==> flow/design.v <==
`timescale 100fs/100fs
module serial
    (  
      input  clk  
    , input  reset  
    , input  enable  
    , input  can_send
    , input [7:0] data_in
    , input  in_stb
    , output wire [7:0] data_out
    , output wire  out_stb
    );
  wire [8:0] c_ds_app_arg;
  wire  c_ds_app_arg_0;
  reg [5:0] maybeToBoola_c_ds_app_arg;
  wire [7:0] c_ds_app_arg_1;
  wire [6:0] result_0;
  wire [7:0] a;
  wire [12:0] result_1;
  reg [6:0] result_2;
  wire [6:0] c_case_alt;
  reg [6:0] c_case_alt_0;
  wire [1:0] dir;
  wire [6:0] c_case_alt_1;
  wire [6:0] c_case_alt_2;
  wire [6:0] c_case_alt_3;
  wire [3:0] a1;
  reg [4:0] inp_n;
  wire signed [63:0] c_inp_n_app_arg;
  reg [5:0] c_app_arg;
  wire [5:0] c_case_alt_4;
  reg [5:0] c_case_alt_5;
  reg [5:0] c_case_alt_6;
  wire [0:0] ctr;
  wire [1:0] ctr_0;
  wire [2:0] ctr_1;
  reg [5:0] result_3;
  reg [5:0] c_case_alt_7;
  reg [5:0] c_case_alt_8;
  reg [5:0] c_case_alt_9;
  wire [20:0] c_case_scrut;
  wire signed [63:0] wild;
  wire signed [63:0] c_wild_app_arg;
  wire  c_ds_app_arg_2;
  reg [31:0] maybeToBoola_c_ds_app_arg_0;
  wire [5:0] c_ds_app_arg_3;
  wire [32:0] result_4;
  wire [5:0] a_0;
  wire signed [63:0] c_r_app_arg;
  wire [15:0] result_5;
  wire signed [63:0] c_ds1_app_arg;
  wire [16:0] r;
  wire [15:0] result_6;
  wire signed [63:0] c_r_app_arg_0;
  wire [15:0] result_7;
  reg [32:0] c_app_arg_0;
  wire [64:0] result_8;
  wire [15:0] x;
  wire [15:0] y;
  wire [3:0] n;
  wire [3:0] n_0;
  wire [3:0] n_1;
  reg [31:0] ds1;
  wire [16:0] r_0;
  wire [16:0] r_1;
  reg [36:0] maybeToBoola_c_ds_app_arg_1;
  wire [8:0] result_9;
  wire [45:0] c_case_alt_10;
  wire [8:0] c_app_arg_1;
  wire [8:0] c_case_alt_11;
  wire [7:0] result_10;
  wire signed [63:0] c_app_arg_2;
  wire signed [63:0] c_app_arg_3;
  wire [31:0] a_1;
  wire [3:0] c_app_arg_4;
  wire [4:0] z;
  wire [3:0] result_11;
  wire [3:0] digitIdx;
  wire [32:0] c_app_arg_5;
  wire [31:0] n_2;
  wire [32:0] number;
  reg [265:0] maybeToBoola_c_ds_app_arg_2;
  wire [8:0] result_12;
  wire signed [63:0] c_wild3_app_arg;
  wire [255:0] result_13;
  wire [255:0] c_app_arg_6;
  wire [4:0] c_app_arg_7;
  wire [4:0] c_app_arg_8;
  wire signed [63:0] c_wild3_app_arg_0;
  wire [7:0] result_14;
  wire [8:0] c_app_arg_9;
  wire [274:0] result_15;
  wire  canSend;
  wire [7:0] a_2;
  wire signed [63:0] wild3;
  wire signed [63:0] wild3_0;
  wire  doSend;
  wire [4:0] readPointer1;
  wire [4:0] writePointer1;
  wire [255:0] memory1;
  wire [7:0] a1_0;
  wire [9:0] eta;
  wire [7:0] c_bv;
  wire signed [63:0] result_selection_res;
  wire [0:0] c_case_alt_selection_9;
  wire [16:0] c_bv_0;
  wire [16:0] c_bv_1;
  wire [16:0] c_bv_2;
  wire [31:0] c_i_29;
  wire [31:0] c_i_31;
  wire [8:0] result;
  assign eta = {can_send,   data_in,   in_stb};
  assign c_ds_app_arg = eta[0:0] ? {1'b1,eta[8:1]} : {1'b0,8'bxxxxxxxx};
  assign c_ds_app_arg_0 = c_ds_app_arg[8:8] ? 1'b1 : 1'b0;
  always @(posedge clk or  posedge  reset) begin : maybeToBoola_c_ds_app_arg_register
    if ( reset) begin
      maybeToBoola_c_ds_app_arg <= {3'b000,1'd1,2'bxx};
    end else if (c_ds_app_arg_0) begin
      maybeToBoola_c_ds_app_arg <= result_1[12:7];
    end
  end
  assign c_ds_app_arg_1 = c_ds_app_arg[8:8] ? a : 8'b00000111;
  assign result_0 = result_1[6:0];
  assign a = c_ds_app_arg[7:0];
  assign result_1 = {c_app_arg,   result_2};
  always @(*) begin
    case(maybeToBoola_c_ds_app_arg[5:3])
      3'b100 : result_2 = c_case_alt_0;
      3'b101 : result_2 = c_case_alt;
      default : result_2 = {1'b0,6'bxxxxxx};
    endcase
  end
  assign c_case_alt = inp_n[4:4] ? {1'b1,{2'b11,4'bxxxx}} : {1'b0,6'bxxxxxx};
  always @(*) begin
    case(dir)
      2'b00 : c_case_alt_0 = c_case_alt_3;
      2'b01 : c_case_alt_0 = c_case_alt_2;
      default : c_case_alt_0 = c_case_alt_1;
    endcase
  end
  assign dir = maybeToBoola_c_ds_app_arg[2:1];
  assign c_case_alt_1 = inp_n[4:4] ? {1'b1,{2'b10,a1}} : {1'b0,6'bxxxxxx};
  assign c_case_alt_2 = inp_n[4:4] ? {1'b1,{2'b01,a1}} : {1'b0,6'bxxxxxx};
  assign c_case_alt_3 = inp_n[4:4] ? {1'b1,{2'b00,a1}} : {1'b0,6'bxxxxxx};
  assign a1 = inp_n[3:0];
  always @(*) begin
    case(c_ds_app_arg_1)
      8'b00000111 : inp_n = {1'b0,4'bxxxx};
      default : inp_n = {1'b1,$unsigned(c_inp_n_app_arg[0+:4])};
    endcase
  end
  assign c_bv = (c_ds_app_arg_1 & 8'b00001111);
  assign c_inp_n_app_arg = $unsigned({{(64-8) {1'b0}},c_bv});
  always @(*) begin
    case(maybeToBoola_c_ds_app_arg[5:3])
      3'b000 : c_app_arg = result_3;
      3'b001 : c_app_arg = c_case_alt_6;
      3'b010 : c_app_arg = c_case_alt_5;
      3'b011 : c_app_arg = c_case_alt_4;
      3'b100 : c_app_arg = {3'b000,1'd0,2'bxx};
      3'b101 : c_app_arg = {3'b110,3'bxxx};
      default : c_app_arg = {3'b110,3'bxxx};
    endcase
  end
  assign c_case_alt_4 = ctr ? {3'b011,ctr - 1'd1,2'bxx} : {3'b100,2'd1,1'bx};
  always @(*) begin
    case(ctr_0)
      2'd0 : c_case_alt_5 = {3'b100,2'd2,1'bx};
      default : c_case_alt_5 = {3'b010,ctr_0 - 2'd1,1'bx};
    endcase
  end
  always @(*) begin
    case(ctr_1)
      3'd0 : c_case_alt_6 = {3'b100,2'd0,1'bx};
      default : c_case_alt_6 = {3'b001,ctr_1 - 3'd1};
    endcase
  end
  assign ctr = maybeToBoola_c_ds_app_arg[2:2];
  assign ctr_0 = maybeToBoola_c_ds_app_arg[2:1];
  assign ctr_1 = maybeToBoola_c_ds_app_arg[2:0];
  assign result_selection_res = (($unsigned(wild)) <= 64'd1114111) ? 64'sd1 : 64'sd0;
  always @(*) begin
    case(result_selection_res)
      64'sd1 : result_3 = c_case_alt_7;
      default : result_3 = {6 {1'bx}};
    endcase
  end
  assign c_case_alt_selection_9 = maybeToBoola_c_ds_app_arg[2:2];
  always @(*) begin
    case(c_case_alt_selection_9)
      1'd0 : c_case_alt_7 = c_case_alt_9;
      1'd1 : c_case_alt_7 = c_case_alt_8;
      default : c_case_alt_7 = {6 {1'bx}};
    endcase
  end
  always @(*) begin
    case(c_case_scrut)
      21'd10 : c_case_alt_8 = {3'b101,3'bxxx};
      21'd100 : c_case_alt_8 = {3'b010,2'd3,1'bx};
      21'd102 : c_case_alt_8 = {3'b001,3'd6};
      21'd117 : c_case_alt_8 = {3'b011,1'd1,2'bxx};
      default : c_case_alt_8 = {6 {1'bx}};
    endcase
  end
  always @(*) begin
    case(c_case_scrut)
      21'd10 : c_case_alt_9 = {3'b000,1'd1,2'bxx};
      default : c_case_alt_9 = {6 {1'bx}};
    endcase
  end
  assign c_case_scrut = $unsigned(wild[0+:21]);
  assign wild = $signed(c_wild_app_arg);
  assign c_wild_app_arg = $unsigned({{(64-8) {1'b0}},c_ds_app_arg_1});
  assign c_ds_app_arg_2 = result_0[6:6] ? 1'b1 : 1'b0;
  always @(posedge clk or  posedge  reset) begin : maybeToBoola_c_ds_app_arg_0_register
    if ( reset) begin
      maybeToBoola_c_ds_app_arg_0 <= {16'd0,   16'd0};
    end else if (c_ds_app_arg_2) begin
      maybeToBoola_c_ds_app_arg_0 <= result_8[64:33];
    end
  end
  assign c_ds_app_arg_3 = result_0[6:6] ? a_0 : {2'b00,4'd0};
  assign result_4 = result_8[32:0];
  assign a_0 = result_0[5:0];
  assign c_r_app_arg = $unsigned({{(64-4) {1'b0}},n});
  assign c_bv_0 = (r_0);
  assign result_5 = (( c_bv_0[17-1] ) == 1'b0) ? (r_0[0+:16]) : 16'd65535;
  assign c_ds1_app_arg = $unsigned({{(64-4) {1'b0}},n_1});
  assign r =  y - ($unsigned(c_ds1_app_arg[0+:16]));
  assign c_bv_1 = (r);
  assign result_6 = (( c_bv_1[17-1] ) == 1'b0) ? (r[0+:16]) : (16'd0);
  assign c_r_app_arg_0 = $unsigned({{(64-4) {1'b0}},n_0});
  assign c_bv_2 = (r_1);
  assign result_7 = (( c_bv_2[17-1] ) == 1'b0) ? (r_1[0+:16]) : 16'd65535;
  always @(*) begin
    case(c_ds_app_arg_3[5:4])
      2'b11 : c_app_arg_0 = {1'b1,({{(32-16) {1'b0}},x}) * ({{(32-16) {1'b0}},y})};
      default : c_app_arg_0 = {1'b0,32'bxxxxxxxxxxxxxxxxxxxxxxxxxxxxxxxx};
    endcase
  end
  assign result_8 = {{ds1[31:16],   ds1[15:0]},
                     c_app_arg_0};
  assign x = maybeToBoola_c_ds_app_arg_0[31:16];
  assign y = maybeToBoola_c_ds_app_arg_0[15:0];
  assign n = c_ds_app_arg_3[3:0];
  assign n_0 = c_ds_app_arg_3[3:0];
  assign n_1 = c_ds_app_arg_3[3:0];
  always @(*) begin
    case(c_ds_app_arg_3[5:4])
      2'b00 : ds1 = {result_5,   y};
      2'b01 : ds1 = {x,   result_6};
      2'b10 : ds1 = {x,   result_7};
      default : ds1 = maybeToBoola_c_ds_app_arg_0;
    endcase
  end
  assign r_0 = x + ($unsigned(c_r_app_arg[0+:16]));
  assign r_1 = y + ($unsigned(c_r_app_arg_0[0+:16]));
  always @(posedge clk or  posedge  reset) begin : maybeToBoola_c_ds_app_arg_1_register
    if ( reset) begin
      maybeToBoola_c_ds_app_arg_1 <= {{1'b0,32'bxxxxxxxxxxxxxxxxxxxxxxxxxxxxxxxx},   4'd0};
    end else if (enable) begin
      maybeToBoola_c_ds_app_arg_1 <= c_case_alt_10[45:9];
    end
  end
  assign result_9 = c_case_alt_10[8:0];
  assign c_case_alt_10 = {{c_app_arg_5,
                           c_app_arg_4},   c_app_arg_1};
  assign c_app_arg_1 = (digitIdx < 4'd8) ? c_case_alt_11 : {1'b0,8'bxxxxxxxx};
  assign c_case_alt_11 = number[32:32] ? {1'b1,result_10} : {1'b0,8'bxxxxxxxx};
  assign result_10 = (a_1 <= 32'd9) ? ($unsigned(c_app_arg_2[0+:8])) : ($unsigned(c_app_arg_3[0+:8]));
  assign c_i_29 = (32'd48 | a_1);
  assign c_app_arg_2 = $unsigned({{(64-32) {1'b0}},c_i_29});
  assign c_i_31 = (a_1 + 32'd87);
  assign c_app_arg_3 = $unsigned({{(64-32) {1'b0}},c_i_31});
  assign a_1 = n_2 >> (64'sd28);
  assign c_app_arg_4 = number[32:32] ? result_11 : 4'd0;
  assign z = digitIdx + 4'd1;
  assign result_11 = (z > 5'd8) ? 4'd8 : (z[0+:4]);
  assign digitIdx = maybeToBoola_c_ds_app_arg_1[3:0];
  assign c_app_arg_5 = number[32:32] ? {1'b1,n_2 << (64'sd4)} : result_4;
  assign n_2 = number[31:0];
  assign number = maybeToBoola_c_ds_app_arg_1[36:4];
  always @(posedge clk or  posedge  reset) begin : maybeToBoola_c_ds_app_arg_2_register
    if ( reset) begin
      maybeToBoola_c_ds_app_arg_2 <= {{8'b00000001,   8'b00000001,   8'b00000001,   8'b00000001,   8'b00000001,
    8'b00000001,   8'b00000001,   8'b00000001,   8'b00000001,   8'b00000001,
    8'b00000001,   8'b00000001,   8'b00000001,   8'b00000001,   8'b00000001,
    8'b00000001,   8'b00000001,   8'b00000001,   8'b00000001,   8'b00000001,
    8'b00000001,   8'b00000001,   8'b00000001,   8'b00000001,   8'b00000001,
    8'b00000001,   8'b00000001,   8'b00000001,   8'b00000001,   8'b00000001,
    8'b00000001,   8'b00000001},   5'd0,   5'd0};
    end else if (enable) begin
      maybeToBoola_c_ds_app_arg_2 <= result_15[274:9];
    end
  end
  assign result_12 = result_15[8:0];
  assign c_wild3_app_arg = $unsigned({{(64-5) {1'b0}},writePointer1});
  genvar i;
  generate
  for (i=0;i<32;i=i+1) begin : vector_replace
    assign result_13[(31-i)*8+:8] = (wild3) == i ? a_2 : memory1[(31-i)*8+:8];
  end
  endgenerate
  assign c_app_arg_6 = result_9[8:8] ? result_13 : memory1;
  assign c_app_arg_7 = result_9[8:8] ? (writePointer1 + 5'd1) : writePointer1;
  assign c_app_arg_8 = doSend ? (readPointer1 + 5'd1) : readPointer1;
  assign c_wild3_app_arg_0 = $unsigned({{(64-5) {1'b0}},readPointer1});
  wire [7:0] vecArray [0:32-1];
  genvar i_0;
  generate
  for (i_0=0; i_0 < 32; i_0=i_0+1) begin : mk_array
    assign vecArray[(32-1)-i_0] = memory1[i_0*8+:8];
  end
  endgenerate
  assign result_14 = vecArray[(wild3_0)];
  assign c_app_arg_9 = doSend ? {1'b1,result_14} : {1'b0,8'bxxxxxxxx};
  assign result_15 = {{c_app_arg_6,
                       c_app_arg_7,   c_app_arg_8},   c_app_arg_9};
  assign canSend = eta[9:9];
  assign a_2 = result_9[7:0];
  assign wild3 = $signed(c_wild3_app_arg);
  assign wild3_0 = $signed(c_wild3_app_arg_0);
  assign doSend = canSend ? (writePointer1 > readPointer1) : 1'b0;
  assign readPointer1 = maybeToBoola_c_ds_app_arg_2[4:0];
  assign writePointer1 = maybeToBoola_c_ds_app_arg_2[9:5];
  assign memory1 = maybeToBoola_c_ds_app_arg_2[265:10];
  assign result = result_12[8:8] ? {a1_0,
                                    1'b1} : {{8 {1'bx}},   1'b0};
  assign a1_0 = result_12[7:0];
  assign data_out = result[8:1];
  assign out_stb = result[0:0];
endmodule
======== Step by step through the tools: serial ========
What the tools print for serial, step after step.
Lines are those of the file above, counted from 1.
The mark n/a stands for no value.
design
  top ..................................... serial
  clock ................................... clk
  library ................................. sky130hd
  corner .................................. tt_025C_1v80

======== Word level ========
Source: Yosys, flattened and elaborated. Widths are those after wreduce. Registers that Yosys merges into a memory's read port (data or address) are not register bits. Print and check cells do not count. Equal cells are merged and count once.
bit counts
  register bits ........................... 341
  input bits .............................. 13
  output and inout port bits .............. 9
  elaborated cells ........................ 249
operators by class
  add/sub/neg operators ................... 10
  multipliers ............................. 1
  magnitude comparators ................... 5
  equal/unequal tests ..................... 77
  multiplexer cells ....................... 71
  bitwise logic cells ..................... 4
  reductions and logical operators ........ 43
operators with widths
  operator                                                  count
  multiplier 16 x 16 -> 32 bit                              1
  2-to-1 mux 8 bit                                          34
  parallel mux 8 bit (select 32 bit)                        1
  2-to-1 mux 256 bit                                        1
  == test 5 bit with constant B                             32
  AND reduction 3 bit                                       33
  parallel mux 32 bit (select 3 bit)                        1
  == test 5 x 4 -> 1 bit with constant B                    16
  2-to-1 mux 33 bit                                         2
  zero test 64 bit                                          1
  2-to-1 mux 16 bit                                         3
  2-to-1 mux 9 bit                                          5
  == test 5 x 3 -> 1 bit with constant B                    8
  2-to-1 mux 6 bit                                          6
  adder 16 x 4 -> 17 bit                                    2
  parallel mux 6 bit (select 5 bit)                         1
  parallel mux 7 bit (select 2 bit)                         2
  2-to-1 mux 7 bit                                          4
  == test 8 x 7 -> 1 bit with constant B                    3
  parallel mux 6 bit (select 4 bit)                         1
  less-or-equal comparator 8 x 21 -> 1 bit with constant B  1
  == test 5 x 2 -> 1 bit with constant B                    4
  subtractor 16 x 4 -> 17 bit                               1
  2-to-1 mux 5 bit                                          3
  parallel mux 6 bit (select 2 bit)                         1
  adder 5 x 1 -> 5 bit with constant B                      2
  == test 5 x 1 -> 1 bit with constant B                    2
  adder 4 x 7 -> 8 bit with constant B                      1
Other operator kinds: 25; their cells: 39.

======== Depth ========
Yosys ltp: most cells in a row. Word level: on the elaborated netlist, between registers, memories and ports. Mapped: between sequential cells and ports; inverters and the memories' decode and read muxes count.
logic depth
  depth after elaboration ................. 11
  ABC_AREA ................................ 0
  gate-level depth with buffers ........... 25
  mapped depth without buffers ............ 22

======== Synthesis result ========
Source: synth_stat.txt of the flow (Yosys; design flattened, memories mapped). It holds for the ABC_AREA given above (unset counts as 0); a run with the other value may have another netlist.
synthesis totals
  standard cells after synthesis .......... 2692
  mapped area ............................. 24154.4 um2
  area of sequential cells ................ 7773.7 um2
  flip-flops .............................. 309
  buffer cells ............................ 187
cell types
  cell type                  count  area in all (um2)
  sky130_fd_sc_hd__dfrtp_1   276    6.91E+03
  sky130_fd_sc_hd__fa_1      197    3.94E+03
  sky130_fd_sc_hd__ha_1      147    1.84E+03
  sky130_fd_sc_hd__nand2_1   469    1.76E+03
  sky130_fd_sc_hd__o21ai_0   292    1.46E+03
  sky130_fd_sc_hd__inv_1     269    1.01E+03
  sky130_fd_sc_hd__dfstp_2   33     867.082
  sky130_fd_sc_hd__and2_1    125    782
  sky130_fd_sc_hd__clkbuf_1  164    615.59
  sky130_fd_sc_hd__mux2_2    43     484.214
  sky130_fd_sc_hd__a21oi_1   88     440.422
  sky130_fd_sc_hd__nor2_1    99     371.606
  sky130_fd_sc_hd__a22o_1    29     253.994
  sky130_fd_sc_hd__nand3_1   49     245.235
  sky130_fd_sc_hd__a22oi_1   32     240.23
  sky130_fd_sc_hd__xnor2_1   25     218.96
  sky130_fd_sc_hd__mux2i_1   17     170.163
  sky130_fd_sc_hd__nand4_1   26     162.656
Not listed: further types 58, cells in them 312.

======== Timing after synthesis ========
Source: OpenSTA report_checks on the synthesized netlist (no wires, ideal clock, input and output delay 20% of the period each), path of least setup slack; recovery checks are left aside. Register names are those of the netlist, which keeps one name where synthesis merged equal registers.
path after synthesis
  path type ............................... reg-to-reg
  start ................................... register maybeToBoola_c_ds_app_arg_0[7]
  end ..................................... register maybeToBoola_c_ds_app_arg_1[26]
  clock period ............................ 10.0 ns
  library setup time ...................... 0.066 ns
  launch time at the first pin ............ 0.000 ns
  arrival time ............................ 6.118 ns
  data required time ...................... 9.934 ns
  path slack .............................. 3.816 ns
  path delay .............................. 6.184 ns
  stages .................................. 23
  path buffers ............................ 3
  period reached after synthesis .......... 6.184 ns
"path delay" = arrival - input delay + setup time.
"stages": output pins that drive a net of the path, with the launching flip-flop's if there is one; two outputs of one cell count as two.
"period reached after synthesis" is the clock period less the worst setup slack; recovery checks do not enter. This is arithmetic on one report: input and output delays are still those of the set period (20% each).
The rows between start and end are the longest chain of elaborated cells between them; the timing report does not say that the signal goes this way. Where chains are equally long, one stands for them.
A line is the first line of the expression or statement that the cell stems from. Yosys adds cells for indexed reads and writes and turns some case tables into memories.
on the way, after synthesis
  cell sequence ........................... sky130_fd_sc_hd__dfrtp_1 -> sky130_fd_sc_hd__clkbuf_1 -> sky130_fd_sc_hd__clkbuf_1 -> sky130_fd_sc_hd__nand2_1 -> sky130_fd_sc_hd__fa_1 -> sky130_fd_sc_hd__inv_1 -> sky130_fd_sc_hd__fa_1 -> sky130_fd_sc_hd__inv_1 -> sky130_fd_sc_hd__fa_1 -> sky130_fd_sc_hd__inv_1 -> sky130_fd_sc_hd__fa_1 -> sky130_fd_sc_hd__fa_1 -> sky130_fd_sc_hd__inv_1 -> sky130_fd_sc_hd__fa_1 -> sky130_fd_sc_hd__inv_1 -> sky130_fd_sc_hd__ha_1 -> sky130_fd_sc_hd__clkbuf_1 -> sky130_fd_sc_hd__nand2_1 -> sky130_fd_sc_hd__or3_1 -> sky130_fd_sc_hd__o221ai_1 -> sky130_fd_sc_hd__a211oi_1 -> sky130_fd_sc_hd__a2111oi_0 -> sky130_fd_sc_hd__a221o_1
  length of the longest elaborated chain .. 3
  elaborated cells on any way between the ends .. 3
  source lines of those cells ............. 3
  classes of those cells .................. mul (1); mux (2)
RTL lines, path after synthesis
  element                       line  source
  start, declared               45    reg [31:0] maybeToBoola_c_ds_app_arg_0;
  start, assigned               217   maybeToBoola_c_ds_app_arg_0 <= {16'd0,   16'd0};
  start, assigned               219   maybeToBoola_c_ds_app_arg_0 <= result_8[64:33];
  multiplier 16 x 16 -> 32 bit  237   2'b11 : c_app_arg_0 = {1'b1,({{(32-16) {1'b0}},x}) * ({{(32-16) {1'b0}},y})};
  2-to-1 mux 33 bit             236   case(c_ds_app_arg_3[5:4])
  2-to-1 mux 33 bit             280   assign c_app_arg_5 = number[32:32] ? {1'b1,n_2 << (64'sd4)} : result_4;
  end, assigned                 260   maybeToBoola_c_ds_app_arg_1 <= {{1'b0,32'bxxxxxxxxxxxxxxxxxxxxxxxxxxxxxxxx},   4'd0};
  end, assigned                 262   maybeToBoola_c_ds_app_arg_1 <= c_case_alt_10[45:9];
  end, declared                 66    reg [36:0] maybeToBoola_c_ds_app_arg_1;

======== Timing after layout ========
From the final timing report of entry A: the path of least setup slack in the routed layout; clock arrival at registers is part of the times.
path after layout
  path type ............................... reg-to-reg
  start ................................... register maybeToBoola_c_ds_app_arg_0[4]
  end ..................................... register maybeToBoola_c_ds_app_arg_1[34]
  clock period ............................ 6.23 ns
  library setup time ...................... 0.13 ns
  launch time at the first pin ............ 0.57 ns
  arrival time ............................ 6.18 ns
  data required time ...................... 6.67 ns
  path slack .............................. 0.49 ns
  stages .................................. 23
  path buffers ............................ 2
The rows between start and end are the longest chain of elaborated cells between them; the timing report does not say that the signal goes this way. Where chains are equally long, one stands for them.
on the way, after layout
  cell sequence ........................... sky130_fd_sc_hd__dfrtp_4 -> sky130_fd_sc_hd__buf_12 -> sky130_fd_sc_hd__and2_4 -> sky130_fd_sc_hd__fa_1 -> sky130_fd_sc_hd__inv_2 -> sky130_fd_sc_hd__fa_1 -> sky130_fd_sc_hd__fa_2 -> sky130_fd_sc_hd__fa_1 -> sky130_fd_sc_hd__inv_2 -> sky130_fd_sc_hd__fa_1 -> sky130_fd_sc_hd__inv_1 -> sky130_fd_sc_hd__fa_1 -> sky130_fd_sc_hd__inv_2 -> sky130_fd_sc_hd__ha_4 -> sky130_fd_sc_hd__a21oi_4 -> sky130_fd_sc_hd__o21ai_2 -> sky130_fd_sc_hd__a211o_1 -> sky130_fd_sc_hd__a21oi_2 -> sky130_fd_sc_hd__o221ai_2 -> sky130_fd_sc_hd__buf_6 -> sky130_fd_sc_hd__a211oi_4 -> sky130_fd_sc_hd__xor2_1 -> sky130_fd_sc_hd__o21ai_0
  length of the longest elaborated chain .. 3
  elaborated cells on any way between the ends .. 3
  source lines of those cells ............. 3
  classes of those cells .................. mul (1); mux (2)
RTL lines, path after layout
  element                       line  source
  start, declared               45    reg [31:0] maybeToBoola_c_ds_app_arg_0;
  start, assigned               217   maybeToBoola_c_ds_app_arg_0 <= {16'd0,   16'd0};
  start, assigned               219   maybeToBoola_c_ds_app_arg_0 <= result_8[64:33];
  multiplier 16 x 16 -> 32 bit  237   2'b11 : c_app_arg_0 = {1'b1,({{(32-16) {1'b0}},x}) * ({{(32-16) {1'b0}},y})};
  2-to-1 mux 33 bit             236   case(c_ds_app_arg_3[5:4])
  2-to-1 mux 33 bit             280   assign c_app_arg_5 = number[32:32] ? {1'b1,n_2 << (64'sd4)} : result_4;
  end, assigned                 260   maybeToBoola_c_ds_app_arg_1 <= {{1'b0,32'bxxxxxxxxxxxxxxxxxxxxxxxxxxxxxxxx},   4'd0};
  end, assigned                 262   maybeToBoola_c_ds_app_arg_1 <= c_case_alt_10[45:9];
  end, declared                 66    reg [36:0] maybeToBoola_c_ds_app_arg_1;

serial through Yosys and OpenROAD on sky130hd: 3 stored runs, unordered, with their settings and measured results. The constraints put input and output delay at 20% of the set period each and load the outputs with 0.01 pF.
"clock period achieved": clock period set for the run, less the worst setup slack. It is reckoned from that one timing run; input and output delays stay at 20% of the period that was set.
"time used up by the worst setup path": the worst setup path's part of the clock period (all of it between registers, 20% less for each end at a port) less its slack. A launch clock that arrives late makes it longer, a capture clock that arrives late makes it shorter.
"total power after layout" is the tool's figure for a default switching activity; nothing was simulated.

======== entry A ========
==> flow/run.sh <==
#!/bin/bash
# the make line also repeats the synthesis and layout settings of config.mk as NAME=value (left out here)
make -C /OpenROAD-flow-scripts/flow DESIGN_CONFIG=/design/flow/config.mk WORK_HOME=/design/flow/orfs CLKGATE_MAP_FILE= finish
==> flow/config.mk <==
export PLATFORM = sky130hd
export DESIGN_NAME = serial
export DESIGN_NICKNAME = serial
export VERILOG_FILES = /design/flow/design.v
export SDC_FILE = /design/flow/constraint.sdc
export NUM_CORES = 4
export LEC_CHECK = 0
export CAP_MARGIN = 20
export CORE_ASPECT_RATIO = 1.04
export CORE_MARGIN = 2
export CORE_UTILIZATION = 29
export CTS_CLUSTER_SIZE = 87
export MAX_ROUTING_LAYER = met4
export PLACE_DENSITY_LB_ADDON = 0.06
export SETUP_SLACK_MARGIN = 0.91
export SLEW_MARGIN = 5
==> flow/constraint.sdc <==
create_clock -name core_clock -period 6.23 [get_ports {clk}]
set_input_delay 1.2460 -clock core_clock [delete_from_list [all_inputs] [get_ports {clk}]]
set_output_delay 1.2460 -clock core_clock [all_outputs]
set_load 0.01 [all_outputs]

-------- measured, entry A --------
  time used up by the worst setup path .... 5.74 ns
  class of the worst setup path ........... reg-to-reg
  total negative slack on setup checks .... 0.000 ns
  worst hold slack in the final report .... 0.473 ns
  clock period achieved ................... 5.741 ns
  setup slack of the worst path ........... 0.489 ns
  total power after layout ................ 7196 µW
  post-route utilization .................. 34.7%
  total die area .......................... 85614.9 um2
  cell area after synthesis ............... 24154.4 um2
  standard-cell area of the final layout .. 28504.8 um2

======== entry B ========
==> flow/run.sh <==
#!/bin/bash
# the make line also repeats the synthesis and layout settings of config.mk as NAME=value (left out here)
make -C /OpenROAD-flow-scripts/flow DESIGN_CONFIG=/design/flow/config.mk WORK_HOME=/design/flow/orfs CLKGATE_MAP_FILE= finish
==> flow/config.mk <==
export PLATFORM = sky130hd
export DESIGN_NAME = serial
export DESIGN_NICKNAME = serial
export VERILOG_FILES = /design/flow/design.v
export SDC_FILE = /design/flow/constraint.sdc
export NUM_CORES = 4
export LEC_CHECK = 0
export CAP_MARGIN = 20
export CORE_MARGIN = 2
export CORE_UTILIZATION = 40
export CTS_CLUSTER_SIZE = 62
export GPL_ROUTABILITY_DRIVEN = 0
export MAX_ROUTING_LAYER = met4
export SETUP_SLACK_MARGIN = 2.19
export SLEW_MARGIN = 20
export TNS_END_PERCENT = 40
==> flow/constraint.sdc <==
create_clock -name core_clock -period 10.0 [get_ports {clk}]
set_input_delay 2.0000 -clock core_clock [delete_from_list [all_inputs] [get_ports {clk}]]
set_output_delay 2.0000 -clock core_clock [all_outputs]
set_load 0.01 [all_outputs]

-------- measured, entry B --------
  time used up by the worst setup path .... 6.79 ns
  class of the worst setup path ........... reg-to-reg
  total negative slack on setup checks .... 0.000 ns
  worst hold slack in the final report .... 0.477 ns
  clock period achieved ................... 6.788 ns
  setup slack of the worst path ........... 3.212 ns
  total power after layout ................ 4121 µW
  post-route utilization .................. 43.5%
  total die area .......................... 62367.6 um2
  cell area after synthesis ............... 24154.4 um2
  standard-cell area of the final layout .. 26092.5 um2

======== entry C ========
==> flow/run.sh <==
#!/bin/bash
# the make line also repeats the synthesis and layout settings of config.mk as NAME=value (left out here)
make -C /OpenROAD-flow-scripts/flow DESIGN_CONFIG=/design/flow/config.mk WORK_HOME=/design/flow/orfs CLKGATE_MAP_FILE= finish
==> flow/config.mk <==
export PLATFORM = sky130hd
export DESIGN_NAME = serial
export DESIGN_NICKNAME = serial
export VERILOG_FILES = /design/flow/design.v
export SDC_FILE = /design/flow/constraint.sdc
export NUM_CORES = 4
export LEC_CHECK = 0
export CAP_MARGIN = 20
export CELL_PAD_IN_SITES_DETAIL_PLACEMENT = 1
export CELL_PAD_IN_SITES_GLOBAL_PLACEMENT = 2
export CORE_ASPECT_RATIO = 1.41
export CORE_MARGIN = 4
export CORE_UTILIZATION = 56
export CTS_CLUSTER_DIAMETER = 326
export CTS_CLUSTER_SIZE = 82
export GPL_ROUTABILITY_DRIVEN = 1
export GPL_TIMING_DRIVEN = 0
export MAX_ROUTING_LAYER = met4
export PLACE_DENSITY_LB_ADDON = 0.11
export SETUP_SLACK_MARGIN = 0.19
export SLEW_MARGIN = 40
export TNS_END_PERCENT = 55
==> flow/constraint.sdc <==
create_clock -name core_clock -period 6.44 [get_ports {clk}]
set_input_delay 1.2880 -clock core_clock [delete_from_list [all_inputs] [get_ports {clk}]]
set_output_delay 1.2880 -clock core_clock [all_outputs]
set_load 0.01 [all_outputs]

-------- entry C --------
  unfinished; error FLW-0024 in placement
